==> flow/design.v <==
module DFF(D,clk,reset,Q);
	input D;  
	input clk;  
	input reset;  
	output reg Q;  
	always @(posedge clk or posedge reset) 
	begin
 		if(reset==1'b1)
  		Q <= 1'b0; 
 		else 
  		Q <= D; 
	end 
endmodule 
module partial_products (
	input [31:0]a,
	input [31:0]b,
	output reg [31:0][63:0]p_prods
);
	integer i;
	always @(a or b)
	begin
		for(i=0; i<32; i=i+1)begin
			if(b[i] == 1)begin
				p_prods[i] = a << i;
			end
			else
				p_prods[i] = 64'h00000000;
		end
	end
endmodule
module FA (
	input [63:0] x,
	input [63:0] y,
	input [63:0] z,
	output [63:0] u,
	output [63:0] v);
assign u = x^y^z;
assign v[0] = 0;
assign v[63:1] = (x&y) | (y&z) | (z&x);
endmodule
module rdcla (sum, cout, a, b, cin,clk);
	input [31:0] a, b;
	input cin,clk;
	output reg [31:0] sum;
	output reg cout;
	wire [32:0] carry0, carry1;
	wire [32:0] carry0_1, carry1_1, carry0_2, carry1_2, carry0_4, carry1_4, carry0_8, carry1_8, carry0_16, carry1_16;
	wire [32:0] carry0_1d, carry1_1d, carry0_2d, carry1_2d, carry0_4d, carry1_4d, carry0_8d, carry1_8d, carry0_16d, carry1_16d;
	wire [32:0] carry_final;
	wire [31:0] p0, p1, p2, p3, p4, p5, p6;
	assign carry0[0] = 1'b0;
	assign carry1[0] = 1'b1;
	assign p0 = a^b;
	DFF DFFP1 [31:0] (p0,clk,1'b0,p1);
	DFF DFFP2 [31:0] (p1,clk,1'b0,p2);
	DFF DFFP3 [31:0] (p2,clk,1'b0,p3);
	DFF DFFP4 [31:0] (p3,clk,1'b0,p4);
	DFF DFFP5 [31:0] (p4,clk,1'b0,p5);
	DFF DFFP6 [31:0] (p5,clk,1'b0,p6);
	assign carry_final = carry0_16 | (carry1_16 & {33{cin}});
	always @(*)
	begin
		sum = p6^carry_final[31:0];
		cout = carry_final[32];	
	end
	kpg_init init [32:1] (carry1[32:1], carry0[32:1], a[31:0], b[31:0], clk);
	assign carry1_1d[0] = carry1[0];
	assign carry0_1d[0] = carry0[0];
	assign carry1_2d[1:0] = carry1_1[1:0];
	assign carry0_2d[1:0] = carry0_1[1:0];
	assign carry1_4d[3:0] = carry1_2[3:0];
	assign carry0_4d[3:0] = carry0_2[3:0];
	assign carry1_8d[7:0] = carry1_4[7:0];
	assign carry0_8d[7:0] = carry0_4[7:0];
	assign carry1_16d[15:0] = carry1_8[15:0];
	assign carry0_16d[15:0] = carry0_8[15:0];
	kpg itr_1 [32:1] (carry1[32:1], carry0[32:1], carry1[31:0], carry0[31:0], carry1_1d[32:1], carry0_1d[32:1]);
	DFF DFF1 [32:0] (carry1_1d[32:0],clk,1'b0,carry1_1[32:0]);
	DFF DFF2 [32:0] (carry0_1d[32:0],clk,1'b0,carry0_1[32:0]);
	kpg itr_2 [32:2] (carry1_1[32:2], carry0_1[32:2], carry1_1[30:0], carry0_1[30:0], carry1_2d[32:2], carry0_2d[32:2]);
	DFF DFF3 [32:0] (carry1_2d[32:0],clk,1'b0,carry1_2[32:0]);
	DFF DFF4 [32:0] (carry0_2d[32:0],clk,1'b0,carry0_2[32:0]);
	kpg itr_4 [32:4] (carry1_2[32:4], carry0_2[32:4], carry1_2[28:0], carry0_2[28:0], carry1_4d[32:4], carry0_4d[32:4]);
	DFF DFF5 [32:0] (carry1_4d[32:0],clk,1'b0,carry1_4[32:0]);
	DFF DFF6 [32:0] (carry0_4d[32:0],clk,1'b0,carry0_4[32:0]);
	kpg itr_8 [32:8] (carry1_4[32:8], carry0_4[32:8], carry1_4[24:0], carry0_4[24:0], carry1_8d[32:8], carry0_8d[32:8]);
	DFF DFF7 [32:0] (carry1_8d[32:0],clk,1'b0,carry1_8[32:0]);
	DFF DFF8 [32:0] (carry0_8d[32:0],clk,1'b0,carry0_8[32:0]);
	kpg itr_16 [32:16] (carry1_8[32:16], carry0_8[32:16], carry1_8[16:0], carry0_8[16:0], carry1_16d[32:16], carry0_16d[32:16]);
	DFF DFF9 [32:0] (carry1_16d[32:0],clk,1'b0,carry1_16[32:0]);
	DFF DFF10 [32:0] (carry0_16d[32:0],clk,1'b0,carry0_16[32:0]);
endmodule
module kpg_init (
	output reg out1, out0,
	input a, b,clk
);
	always @(posedge clk)
	case ({a, b})
		2'b00: begin
			out0 <= 1'b0; out1 <= 1'b0;
		end
		2'b11: begin
			out0 <= 1'b1; out1 <= 1'b1;
		end
		default: begin 
			out0 <= 1'b0; out1 <= 1'b1;
		end
	endcase
endmodule
module kpg (
	input cur_bit_1, cur_bit_0, prev_bit_1, prev_bit_0,
	output reg out_bit_1, out_bit_0
);
	always @(*)
	begin
		if({cur_bit_1, cur_bit_0} == 2'b00)
			{out_bit_1, out_bit_0} = 2'b00;
		else if({cur_bit_1, cur_bit_0} == 2'b11)
			{out_bit_1, out_bit_0} = 2'b11;
		else
			{out_bit_1, out_bit_0} = {prev_bit_1, prev_bit_0};
	end
endmodule
module wallace (
	input [31:0] a,
	input [31:0] b,
	input clk,
	output [63:0] out
);
	wire [31:0][63:0]p_prods;
	integer i;
	partial_products pp (a, b, p_prods);
	wire [63:0] u_l11, v_l11, u_l12, v_l12, u_l13, v_l13, u_l14, v_l14, u_l15, v_l15, u_l16, v_l16, u_l17, v_l17, u_l18, v_l18, u_l19, v_l19, u_l110, v_l110;
	wire [63:0] u_l11d, v_l11d, u_l12d, v_l12d, u_l13d, v_l13d, u_l14d, v_l14d, u_l15d, v_l15d, u_l16d, v_l16d, u_l17d, v_l17d, u_l18d, v_l18d, u_l19d, v_l19d, u_l110d, v_l110d;
	FA l11 (p_prods[0][63:0], p_prods[1][63:0], p_prods[2][63:0], u_l11d[63:0], v_l11d[63:0]);
	FA l12 (p_prods[3][63:0], p_prods[4][63:0], p_prods[5][63:0], u_l12d[63:0], v_l12d[63:0]);
	FA l13 (p_prods[6][63:0], p_prods[7][63:0], p_prods[8][63:0], u_l13d[63:0], v_l13d[63:0]);
	FA l14 (p_prods[9][63:0], p_prods[10][63:0], p_prods[11][63:0], u_l14d[63:0], v_l14d[63:0]);
	FA l15 (p_prods[12][63:0], p_prods[13][63:0], p_prods[14][63:0], u_l15d[63:0], v_l15d[63:0]);
	FA l16 (p_prods[15][63:0], p_prods[16][63:0], p_prods[17][63:0], u_l16d[63:0], v_l16d[63:0]);
	FA l17 (p_prods[18][63:0], p_prods[19][63:0], p_prods[20][63:0], u_l17d[63:0], v_l17d[63:0]);
	FA l18 (p_prods[21][63:0], p_prods[22][63:0], p_prods[23][63:0], u_l18d[63:0], v_l18d[63:0]);
	FA l19 (p_prods[24][63:0], p_prods[25][63:0], p_prods[26][63:0], u_l19d[63:0], v_l19d[63:0]);
	FA l110 (p_prods[27][63:0], p_prods[28][63:0], p_prods[29][63:0], u_l110d[63:0], v_l110d[63:0]);
	DFF DFF_ul11 [63:0] (u_l11d[63:0],clk,1'b0,u_l11[63:0]);
	DFF DFF_ul12 [63:0] (u_l12d[63:0],clk,1'b0,u_l12[63:0]);
	DFF DFF_ul13 [63:0] (u_l13d[63:0],clk,1'b0,u_l13[63:0]);
	DFF DFF_ul14 [63:0] (u_l14d[63:0],clk,1'b0,u_l14[63:0]);
	DFF DFF_ul15 [63:0] (u_l15d[63:0],clk,1'b0,u_l15[63:0]);
	DFF DFF_ul16 [63:0] (u_l16d[63:0],clk,1'b0,u_l16[63:0]);
	DFF DFF_ul17 [63:0] (u_l17d[63:0],clk,1'b0,u_l17[63:0]);
	DFF DFF_ul18 [63:0] (u_l18d[63:0],clk,1'b0,u_l18[63:0]);
	DFF DFF_ul19 [63:0] (u_l19d[63:0],clk,1'b0,u_l19[63:0]);
	DFF DFF_ul110 [63:0] (u_l110d[63:0],clk,1'b0,u_l110[63:0]);
	DFF DFF_vl11 [63:0] (v_l11d[63:0],clk,1'b0,v_l11[63:0]);
	DFF DFF_vl12 [63:0] (v_l12d[63:0],clk,1'b0,v_l12[63:0]);
	DFF DFF_vl13 [63:0] (v_l13d[63:0],clk,1'b0,v_l13[63:0]);
	DFF DFF_vl14 [63:0] (v_l14d[63:0],clk,1'b0,v_l14[63:0]);
	DFF DFF_vl15 [63:0] (v_l15d[63:0],clk,1'b0,v_l15[63:0]);
	DFF DFF_vl16 [63:0] (v_l16d[63:0],clk,1'b0,v_l16[63:0]);
	DFF DFF_vl17 [63:0] (v_l17d[63:0],clk,1'b0,v_l17[63:0]);
	DFF DFF_vl18 [63:0] (v_l18d[63:0],clk,1'b0,v_l18[63:0]);
	DFF DFF_vl19 [63:0] (v_l19d[63:0],clk,1'b0,v_l19[63:0]);
	DFF DFF_vl110 [63:0] (v_l110d[63:0],clk,1'b0,v_l110[63:0]);
	wire [63:0] u_l21, v_l21, u_l22, v_l22, u_l23, v_l23, u_l24, v_l24, u_l25, v_l25, u_l26, v_l26, u_l27, v_l27;
	wire [63:0] u_l21d, v_l21d, u_l22d, v_l22d, u_l23d, v_l23d, u_l24d, v_l24d, u_l25d, v_l25d, u_l26d, v_l26d, u_l27d, v_l27d;
	FA l21 (u_l11[63:0], v_l11[63:0], u_l12[63:0], u_l21d[63:0], v_l21d[63:0]);
	FA l22 (v_l12[63:0], u_l13[63:0], v_l13[63:0], u_l22d[63:0], v_l22d[63:0]);
	FA l23 (u_l14[63:0], v_l14[63:0], u_l15[63:0], u_l23d[63:0], v_l23d[63:0]);
	FA l24 (v_l15[63:0], u_l16[63:0], v_l16[63:0], u_l24d[63:0], v_l24d[63:0]);
	FA l25 (u_l17[63:0], v_l17[63:0], u_l18[63:0], u_l25d[63:0], v_l25d[63:0]);
	FA l26 (v_l18[63:0], u_l19[63:0], v_l19[63:0], u_l26d[63:0], v_l26d[63:0]);
	wire [63:0] p30_1, p31_1, p31_2;
	DFF DFF_p30_1 [63:0] (p_prods[30][63:0],clk,1'b0,p30_1[63:0]);
	DFF DFF_p31_1 [63:0] (p_prods[31][63:0],clk,1'b0,p31_1[63:0]);
	DFF DFF_p31_2 [63:0] (p31_1[63:0],clk,1'b0,p31_2[63:0]);
	FA l27 (u_l110[63:0], v_l110[63:0], p30_1[63:0], u_l27d[63:0], v_l27d[63:0]);
	DFF DFF_ul21 [63:0] (u_l21d[63:0],clk,1'b0,u_l21[63:0]);
	DFF DFF_ul22 [63:0] (u_l22d[63:0],clk,1'b0,u_l22[63:0]);
	DFF DFF_ul23 [63:0] (u_l23d[63:0],clk,1'b0,u_l23[63:0]);
	DFF DFF_ul24 [63:0] (u_l24d[63:0],clk,1'b0,u_l24[63:0]);
	DFF DFF_ul25 [63:0] (u_l25d[63:0],clk,1'b0,u_l25[63:0]);
	DFF DFF_ul26 [63:0] (u_l26d[63:0],clk,1'b0,u_l26[63:0]);
	DFF DFF_ul27 [63:0] (u_l27d[63:0],clk,1'b0,u_l27[63:0]);
	DFF DFF_vl21 [63:0] (v_l21d[63:0],clk,1'b0,v_l21[63:0]);
	DFF DFF_vl22 [63:0] (v_l22d[63:0],clk,1'b0,v_l22[63:0]);
	DFF DFF_vl23 [63:0] (v_l23d[63:0],clk,1'b0,v_l23[63:0]);
	DFF DFF_vl24 [63:0] (v_l24d[63:0],clk,1'b0,v_l24[63:0]);
	DFF DFF_vl25 [63:0] (v_l25d[63:0],clk,1'b0,v_l25[63:0]);
	DFF DFF_vl26 [63:0] (v_l26d[63:0],clk,1'b0,v_l26[63:0]);
	DFF DFF_vl27 [63:0] (v_l27d[63:0],clk,1'b0,v_l27[63:0]);
	wire [63:0] u_l31, v_l31, u_l32, v_l32, u_l33, v_l33, u_l34, v_l34, u_l35, v_l35;
	wire [63:0] u_l31d, v_l31d, u_l32d, v_l32d, u_l33d, v_l33d, u_l34d, v_l34d, u_l35d, v_l35d;
	FA l31 (u_l21[63:0], v_l21[63:0], u_l22[63:0], u_l31d[63:0], v_l31d[63:0]);
	FA l32 (v_l22[63:0], u_l23[63:0], v_l23[63:0], u_l32d[63:0], v_l32d[63:0]);
	FA l33 (u_l24[63:0], v_l24[63:0], u_l25[63:0], u_l33d[63:0], v_l33d[63:0]);
	FA l34 (v_l25[63:0], u_l26[63:0], v_l26[63:0], u_l34d[63:0], v_l34d[63:0]);
	FA l35 (u_l27[63:0], v_l27[63:0], p31_2[63:0], u_l35d[63:0], v_l35d[63:0]);
	DFF DFF_ul31 [63:0] (u_l31d[63:0],clk,1'b0,u_l31[63:0]);
	DFF DFF_ul32 [63:0] (u_l32d[63:0],clk,1'b0,u_l32[63:0]);
	DFF DFF_ul33 [63:0] (u_l33d[63:0],clk,1'b0,u_l33[63:0]);
	DFF DFF_ul34 [63:0] (u_l34d[63:0],clk,1'b0,u_l34[63:0]);
	DFF DFF_ul35 [63:0] (u_l35d[63:0],clk,1'b0,u_l35[63:0]);
	DFF DFF_vl31 [63:0] (v_l31d[63:0],clk,1'b0,v_l31[63:0]);
	DFF DFF_vl32 [63:0] (v_l32d[63:0],clk,1'b0,v_l32[63:0]);
	DFF DFF_vl33 [63:0] (v_l33d[63:0],clk,1'b0,v_l33[63:0]);
	DFF DFF_vl34 [63:0] (v_l34d[63:0],clk,1'b0,v_l34[63:0]);
	DFF DFF_vl35 [63:0] (v_l35d[63:0],clk,1'b0,v_l35[63:0]);
	wire [63:0] u_l41, v_l41, u_l42, v_l42, u_l43, v_l43;
	wire [63:0] u_l41d, v_l41d, u_l42d, v_l42d, u_l43d, v_l43d;
	FA l41 (u_l31[63:0], v_l31[63:0], u_l32[63:0], u_l41d[63:0], v_l41d[63:0]);
	FA l42 (v_l32[63:0], u_l33[63:0], v_l33[63:0], u_l42d[63:0], v_l42d[63:0]);
	FA l43 (u_l34[63:0], v_l34[63:0], u_l35[63:0], u_l43d[63:0], v_l43d[63:0]);
	DFF DFF_ul41 [63:0] (u_l41d[63:0],clk,1'b0,u_l41[63:0]);
	DFF DFF_ul42 [63:0] (u_l42d[63:0],clk,1'b0,u_l42[63:0]);
	DFF DFF_ul43 [63:0] (u_l43d[63:0],clk,1'b0,u_l43[63:0]);
	DFF DFF_vl41 [63:0] (v_l41d[63:0],clk,1'b0,v_l41[63:0]);
	DFF DFF_vl42 [63:0] (v_l42d[63:0],clk,1'b0,v_l42[63:0]);
	DFF DFF_vl43 [63:0] (v_l43d[63:0],clk,1'b0,v_l43[63:0]);
	wire [63:0] u_l51, v_l51, u_l52, v_l52;
	wire [63:0] u_l51d, v_l51d, u_l52d, v_l52d;
	FA l51 (u_l41[63:0], v_l41[63:0], u_l42[63:0], u_l51d[63:0], v_l51d[63:0]);
	FA l52 (v_l42[63:0], u_l43[63:0], v_l43[63:0], u_l52d[63:0], v_l52d[63:0]);
	DFF DFF_ul51 [63:0] (u_l51d[63:0],clk,1'b0,u_l51[63:0]);
	DFF DFF_ul52 [63:0] (u_l52d[63:0],clk,1'b0,u_l52[63:0]);
	DFF DFF_vl51 [63:0] (v_l51d[63:0],clk,1'b0,v_l51[63:0]);
	DFF DFF_vl52 [63:0] (v_l52d[63:0],clk,1'b0,v_l52[63:0]);
	wire [63:0] u_l61, v_l61;
	wire [63:0] u_l61d, v_l61d;
	FA l61 (u_l51[63:0], v_l51[63:0], u_l52[63:0], u_l61d[63:0], v_l61d[63:0]);
	DFF DFF_ul61 [63:0] (u_l61d[63:0],clk,1'b0,u_l61[63:0]);
	DFF DFF_vl61 [63:0] (v_l61d[63:0],clk,1'b0,v_l61[63:0]);
	wire [63:0] u_l71, v_l71;
	wire [63:0] u_l71d, v_l71d;
	wire [63:0] v_l52_6;
	DFF DFF_vl52_6 [63:0] (v_l52[63:0],clk,1'b0,v_l52_6[63:0]);
	FA l71 (u_l61[63:0], v_l61[63:0], v_l52_6[63:0], u_l71d[63:0], v_l71d[63:0]);
	DFF DFF_ul71 [63:0] (u_l71d[63:0],clk,1'b0,u_l71[63:0]);
	DFF DFF_vl71 [63:0] (v_l71d[63:0],clk,1'b0,v_l71[63:0]);
	wire [63:0] u_l81, v_l81;
	wire [63:0] u_l81d, v_l81d;
	wire [63:0] v_l35_4, v_l35_5, v_l35_6, v_l35_7;
	DFF DFF_vl35_4 [63:0] (v_l35[63:0],clk,1'b0,v_l35_4[63:0]);
	DFF DFF_vl35_5 [63:0] (v_l35_4[63:0],clk,1'b0,v_l35_5[63:0]);
	DFF DFF_vl35_6 [63:0] (v_l35_5[63:0],clk,1'b0,v_l35_6[63:0]);
	DFF DFF_vl35_7 [63:0] (v_l35_6[63:0],clk,1'b0,v_l35_7[63:0]);
	FA l81 (u_l71[63:0], v_l71[63:0], v_l35_7[63:0], u_l81d[63:0], v_l81d[63:0]);
	DFF DFF_ul81 [63:0] (u_l81d[63:0],clk,1'b0,u_l81[63:0]);
	DFF DFF_vl81 [63:0] (v_l81d[63:0],clk,1'b0,v_l81[63:0]);
	wire c,cd;
	rdcla l91 (out[31:0], cd, u_l81[31:0], v_l81[31:0], 1'b0, clk);
	rdcla l92 (out[63:32], , u_l81[63:32], v_l81[63:32], cd, clk);
endmodule
module adder_8bit (a,b,cin,sum);
	input [7:0] a,b;
	input cin;
	output [7:0] sum;
	wire [7:0] partial_sum;
	wire [8:0] carry, p, carry_1, p_1, carry_2, p_2, carry_4, p_4;
	assign carry[0] = cin;
	assign p[0] = 0;
	kpg_initial initializing_kpg [8:1] (a[7:0], b[7:0], p[8:1], carry[8:1]);
	assign p_1[0] = cin;
	assign carry_1[0] = cin;
	assign p_2[1:0] = p_1[1:0];
	assign carry_2[1:0] = carry_1[1:0];
	assign p_4[3:0] = p_2[3:0];
	assign carry_4[3:0] = carry_2[3:0];
	kpg_ iteration_1 [8:1] (p[8:1], carry[8:1], p[7:0], carry[7:0], p_1[8:1], carry_1[8:1]);
	kpg_ iteration_2 [8:2] (p_1[8:2], carry_1[8:2], p_1[6:0], carry_1[6:0], p_2[8:2], carry_2[8:2]);
	kpg_ iteration_4 [8:4] (p_2[8:4], carry_2[8:4], p_2[4:0], carry_2[4:0], p_4[8:4], carry_4[8:4]);
	assign partial_sum = a^b;
	assign sum[7:0] = partial_sum[7:0]^carry_4[7:0];
endmodule
module kpg_initial (
	input a, b,
	output reg p, carry
);
	always @*
	case ({a, b})
		2'b00: begin
			p = 1'b0; carry = 1'b0;
		end
		2'b11: begin
			p = 1'b0; carry = 1'b1;
		end
		default: begin 
			p = 1'b1; carry = 1'b0;
		end
	endcase
endmodule
module kpg_ (
	input current_p, current_carry, from_p, from_carry,
	output reg final_p, final_carry
);
	always @(*)
	begin
		if({current_p, current_carry} == 2'b00)
			{final_p, final_carry} = 2'b00;
		else if({current_p, current_carry} == 2'b01)
			{final_p, final_carry} = 2'b01;
		else
			{final_p, final_carry} = {from_p, from_carry};
	end
endmodule
module fp_multiplier(input [31:0] a,input [31:0] b,output [31:0]out,input clk,
	input rst,input in_valid,output out_valid);
	wire S3,overflow;
	wire [47:0] productd,wallace_out,product;
	wire [7:0] exponent1,exponent2;
	wire [15:0] trim;
	wire [22:0] prod;
	wire [31:0] out1,out2,out3,out1d,out2d,out3d,outd;
	wire [31:0] a15,b15,a16,b16,a17,b17,a18,b18;
	sideband side(clk,a,b,a15,b15,a16,b16,a17,b17,a18,b18);
	reg [18:0] valid;
	always @(posedge clk)
	begin
		if(rst)
			valid <= 19'b0;
		else
			valid <= {valid[17:0],in_valid};
	end
	assign out_valid = valid[18];
	xor (S3,a15[31],b15[31]);
	wallace w1({8'b0,1'b1,a[22:0]},{8'b0,1'b1,b[22:0]},clk,{trim,productd});
	DFF DFF1[47:0] (productd[47:0],clk,1'b0,product[47:0]);
	assign overflow=product[47];
	assign wallace_out=product;
	adder_8bit adder1(a15[30:23],b15[30:23],overflow,exponent1);
	adder_8bit subtract_127(exponent1,8'b10000000,1'b1,exponent2);
	shifter_1bit shift [22:0] (prod[22:0],overflow, wallace_out[45:23], wallace_out[46:24]);
	assign out1d={S3,exponent2,prod};
	DFF DFF3 [31:0] (out1d,clk,1'b0,out1);
	check_zero check1(out2d,a16,b16,out1);  
	DFF DFF4 [31:0] (out2d,clk,1'b0,out2);
	check_inf check2(out3d,a17,b17,out2);  
	DFF DFF5 [31:0] (out3d,clk,1'b0,out3);
	check_nan check3(outd,a18,b18,out3);  
	DFF DFF6 [31:0] (outd,clk,1'b0,out);
endmodule
module sideband(input clk,input [31:0] a,input [31:0] b,
	output [31:0] a15,output [31:0] b15,output [31:0] a16,output [31:0] b16,
	output [31:0] a17,output [31:0] b17,output [31:0] a18,output [31:0] b18);
	reg [9*18-1:0] da, db;
	always @(posedge clk)
	begin
		da <= {da[9*17-1:0],a[31:23]};
		db <= {db[9*17-1:0],b[31:23]};
	end
	assign a15 = {da[9*15-1 -: 9],23'b0};
	assign b15 = {db[9*15-1 -: 9],23'b0};
	assign a16 = {da[9*16-1 -: 9],23'b0};
	assign b16 = {db[9*16-1 -: 9],23'b0};
	assign a17 = {da[9*17-1 -: 9],23'b0};
	assign b17 = {db[9*17-1 -: 9],23'b0};
	assign a18 = {da[9*18-1 -: 9],23'b0};
	assign b18 = {db[9*18-1 -: 9],23'b0};
endmodule
module shifter_1bit(output prod,input overflow,input out1,input out2);
	assign prod = (!overflow & out1) | (overflow & out2);
endmodule
module check_zero(output [31:0] out,input [31:0] a,	input [31:0] b,	input [31:0] prod);
	wire is_zero = ((|a[30:23]) & (|b[30:23]));		 
	assign out = (prod & {32{is_zero}}) | (32'b0_00000000_00000000000000000000000 & {32{!is_zero}});
endmodule
module check_inf(output [31:0] out,input [31:0] a,	input [31:0] b,input [31:0] prod);
	wire is_inf = ((&a[30:23]) | (&b[30:23]));		 
	assign out = (prod & {32{!is_inf}}) | ({a[31] ^ b[31], 31'b11111111_00000000000000000000000} & {32{is_inf}});
endmodule
module check_nan(output [31:0] out,input [31:0] a,	input [31:0] b,	input [31:0] prod);
	wire is_nan = ((&a[30:23]) & !(|b[30:23])) || (!(|a[30:23]) & (&b[30:23]));		 
	assign out = (prod & {32{!is_nan}}) | ({32'b0_11111111_11111111111111111111111} & {32{is_nan}});
endmodule
* From RTL to reports: fp_multiplier *
The steps from the RTL of fp_multiplier to its reports follow in flow order.
Line numbers count from 1 in the design file above.
Library cell names are shortened.
A cell with -- has no value.

inputs
  top = fp_multiplier
  clock = clk
  cell library = sky130hd
  timing corner = tt_025C_1v80

* Word-level counts *
Yosys after proc, flatten, opt, wreduce and memory -nomap, before mapping. Memory bits, and registers merged into a memory's read port (data or address), are not among the register bits. Print and check cells are not counted. Equal cells are merged and count once.

storage and ports
  cells after elaboration = 5,438
  bits of input ports = 67
  bits in registers = 4,594
  output and inout bits = 33

cells by class
  reductions and logical operators = 299
  equal/unequal tests = 252
  bitwise logic cells = 251
  muxes and demuxes = 380

operators with widths
  kind                                   number
  bitwise AND 63 bit                     45
  OR 63 bit                              44
  XOR 64 bit                             38
  zero test 2 bit                        278
  == test 2 bit (second input constant)  235
  two-way mux 2 bit                      169
  two-way mux 1 bit                      188
  bitwise AND 32 bit                     4
  XOR 32 bit                             3
  XOR 64 x 25 -> 64 bit                  1
  XOR 64 x 47 -> 64 bit                  1
  bitwise AND 1 bit                      49
  bitwise AND 46 x 47 -> 47 bit          1
  bitwise AND 47 x 45 -> 47 bit          1
  bitwise AND 45 x 46 -> 46 bit          1
  XOR 45 x 46 -> 46 bit                  1
  two-way mux 46 bit                     1
  two-way mux 45 bit                     1
  bitwise AND 43 x 44 -> 44 bit          1
  bitwise AND 44 x 42 -> 44 bit          1
  two-way mux 44 bit                     1
  bitwise AND 42 x 43 -> 43 bit          1
  XOR 42 x 43 -> 43 bit                  1
  two-way mux 43 bit                     1
  two-way mux 42 bit                     1
  bitwise AND 40 x 41 -> 41 bit          1
  bitwise AND 41 x 39 -> 41 bit          1
  two-way mux 41 bit                     1

Other operator kinds: 53; their cells: 111.

* Longest topological paths *
Depth = most cells in a row (Yosys ltp): at word level without a register or memory, in the mapped netlist without a sequential cell, where the memories' decode and read muxes count.

logic depth
  depth in word-level cells = 22
  ABC_AREA = 0
  mapped depth = 10
  mapped depth without buffers = 9

* Synthesis result *
Source: synth_stat.txt of the flow (Yosys; design flattened, memories mapped). It holds for the ABC_AREA given above (unset counts as 0); a run with the other value may have another netlist.
Totals and module areas in this step are rounded.

cell types
  type      number  total area (um^2)
  dfxtp_1   2,560   5.12E+04
  fa_1      488     9,769.37
  and2_1    626     3.92E+03
  ha_1      249     3.12E+03
  maj3_1    248     2.48E+03
  clkbuf_1  104     390.374
  inv_1     91      341.578
  mux2_2    26      292.781
  buf_4     32      240.23
  xnor2_1   25      218.96
  nand2b_1  32      200.192
  xor2_1    19      166.41
  nor2b_1   20      125.12
  or2_2     18      112.608
  a21oi_1   19      95.091
  nor4b_1   6       52.55
  or3_1     8       50.048
  mux2i_1   4       40.038

Other cell types: 23; their cells: 52.

synthesis totals
  cell count = 4,627
  sequential area = 51,250 um^2
  chip area (Yosys) = 73,170 um^2
  flip-flop cells = 2,560
  buffer cells = 139

By module: a second synthesis without flattening, with its own total; a netlist apart from the flattened one above.

unflattened totals
  cell total of the unflattened synthesis = 17,198
  area total of the unflattened synthesis = 237,100 um^2

Rows give one instance, submodules left out.

by module
  module            times used  sequential area (um^2)  cells  area (um^2)
  DFF               5,549       25.0                    2      28.8
  FA                30          0.0                     66     1,296
  (name not given)  1           0.0                     2,241  15,130
  sideband          1           6,486                   581    8,412
  kpg               268         0.0                     2      22.5
  kpg_init          64          40.0                    4      53.8
  rdcla             2           0.0                     103    999.7
  kpg_              34          0.0                     2      22.5
  check_nan         1           0.0                     48     563.0
  fp_multiplier     1           380.4                   42     533.0
  check_zero        1           0.0                     44     425.4
  adder_8bit        2           0.0                     9      193.9
  shifter_1bit      23          0.0                     1      15.0
  check_inf         1           0.0                     42     325.3

Modules not listed: 2.

* Path before layout *
OpenSTA on the mapped netlist: ideal clock, no wires. The path of least setup slack (recovery checks aside). Input and output delay are each 20% of the period. Register names are those of the netlist, which keeps one name where synthesis merged equal registers.

timing post-synthesis
  path type = reg2reg
  from = reg side.da[127]
  to = reg DFF3[30].Q
  time at the first pin = 0.000 ns
  clock period = 2.5 ns
  data arrival time = 2.227 ns
  delay of the path = 2.347 ns
  path slack = 0.153 ns
  data required time = 2.380 ns
  setup time = 0.120 ns
  buffers on the path = 0
  stages on the path = 10
  synthesis period reached = 2.347 ns

"delay of the path" = arrival - input delay + setup time.
"stages on the path": output pins that drive a net of the path, with the launching flip-flop's if there is one; two outputs of one cell count as two.
"synthesis period reached" = period - worst setup slack (recovery checks aside). The figure is calculated, with input and output delays left at 20% of the set period.

on the way, post-synthesis
  path through = dfxtp_1 inv_1 ha_1 nor3b_1 mux2_2 xnor2_1 nand3_1 or3_4 nor3_2 xnor2_1

RTL lines, path post-synthesis
  what                RTL line  text
  start: declaration  345       reg [9*18-1:0] da, db;
  start: assignment   348       da <= {da[9*17-1:0],a[31:23]};
  end: assignment     9         Q <= 1'b0;
  end: assignment     11        Q <= D;
  end: declaration    5         output reg Q;

No chain of elaborated cells between the ends is given.

* Timing after layout *
From the final timing report of stored run 1: the path of least setup slack in the routed layout; clock arrival at registers is part of the times.

timing post-layout
  path type = reg2reg
  from = reg side.da[128]
  to = reg DFF3[28].Q
  time at the first pin = 0.72 ns
  stages on the path = 10
  buffers on the path = 2
  path slack = -0.89 ns
  clock period = 1.39 ns
  data arrival time = 2.92 ns
  setup time = 0.08 ns
  data required time = 2.03 ns

on the way, post-layout
  path through = dfxtp_2 buf_4 ha_1 mux2_4 o22ai_2 a21oi_4 xnor2_2 or3_4 buf_6 xor2_1

RTL lines, path post-layout
  what                RTL line  text
  start: declaration  345       reg [9*18-1:0] da, db;
  start: assignment   348       da <= {da[9*17-1:0],a[31:23]};
  end: assignment     9         Q <= 1'b0;
  end: assignment     11        Q <= D;
  end: declaration    5         output reg Q;

No chain of elaborated cells between the ends is given.

Ticket comment

Flow measurements of fp_multiplier on sky130hd: 2 stored runs with different settings, listed in no order. Input and output delays are each 20% of the period that was set; the output load is 0.01 pF.
"achieved period" is the run's clock period less its worst setup slack. It is reckoned from that one timing run; input and output delays stay at 20% of the period that was set.
"time used up by the worst setup path" means the part of the period allowed to the worst setup path (the constraints hold back 20% at inputs and 20% at outputs) less its slack; where the path has registers, the arrival times of their clocks count too.
"total power of the final layout" is the tool's figure for a default switching activity; nothing was simulated.
The results are shown rounded.
A setting shown as n/a is not set for that run.

item                                       stored run 1  stored run 2
ABC_AREA                                   0             n/a
CAP_MARGIN                                 30            20
CELL_PAD_IN_SITES_DETAIL_PLACEMENT         0             n/a
CORE_ASPECT_RATIO                          1.95          n/a
CTS_CLUSTER_DIAMETER                       70            n/a
CTS_CLUSTER_SIZE                           93            n/a
GPL_ROUTABILITY_DRIVEN                     1             n/a
GPL_TIMING_DRIVEN                          0             n/a
HOLD_SLACK_MARGIN                          -0.04         n/a
MIN_ROUTING_LAYER                          met2          n/a
TNS_END_PERCENT                            20            n/a
period_ns                                  1.39          2.5
CORE_MARGIN                                2             2
CORE_UTILIZATION                           40            40
SLEW_MARGIN                                20            20
final setup TNS (ns)                       -13.53        0.000
standard-cell area after routing (um^2)    81,380        85,700
setup slack of the critical path (ns)      -0.890        0.084
post-synthesis cell area (um^2)            73,170        73,170
die area (um^2)                            186,500       186,400
total power of the final layout (mW)       155.4         104.0
worst hold slack after layout (ns)         0.033         0.101
achieved period (ns)                       2.280         2.416
time used up by the worst setup path (ns)  2.28          2.42
worst setup path kind                      reg2reg       reg2reg
utilization of the finished layout (%)     44.7          47.3
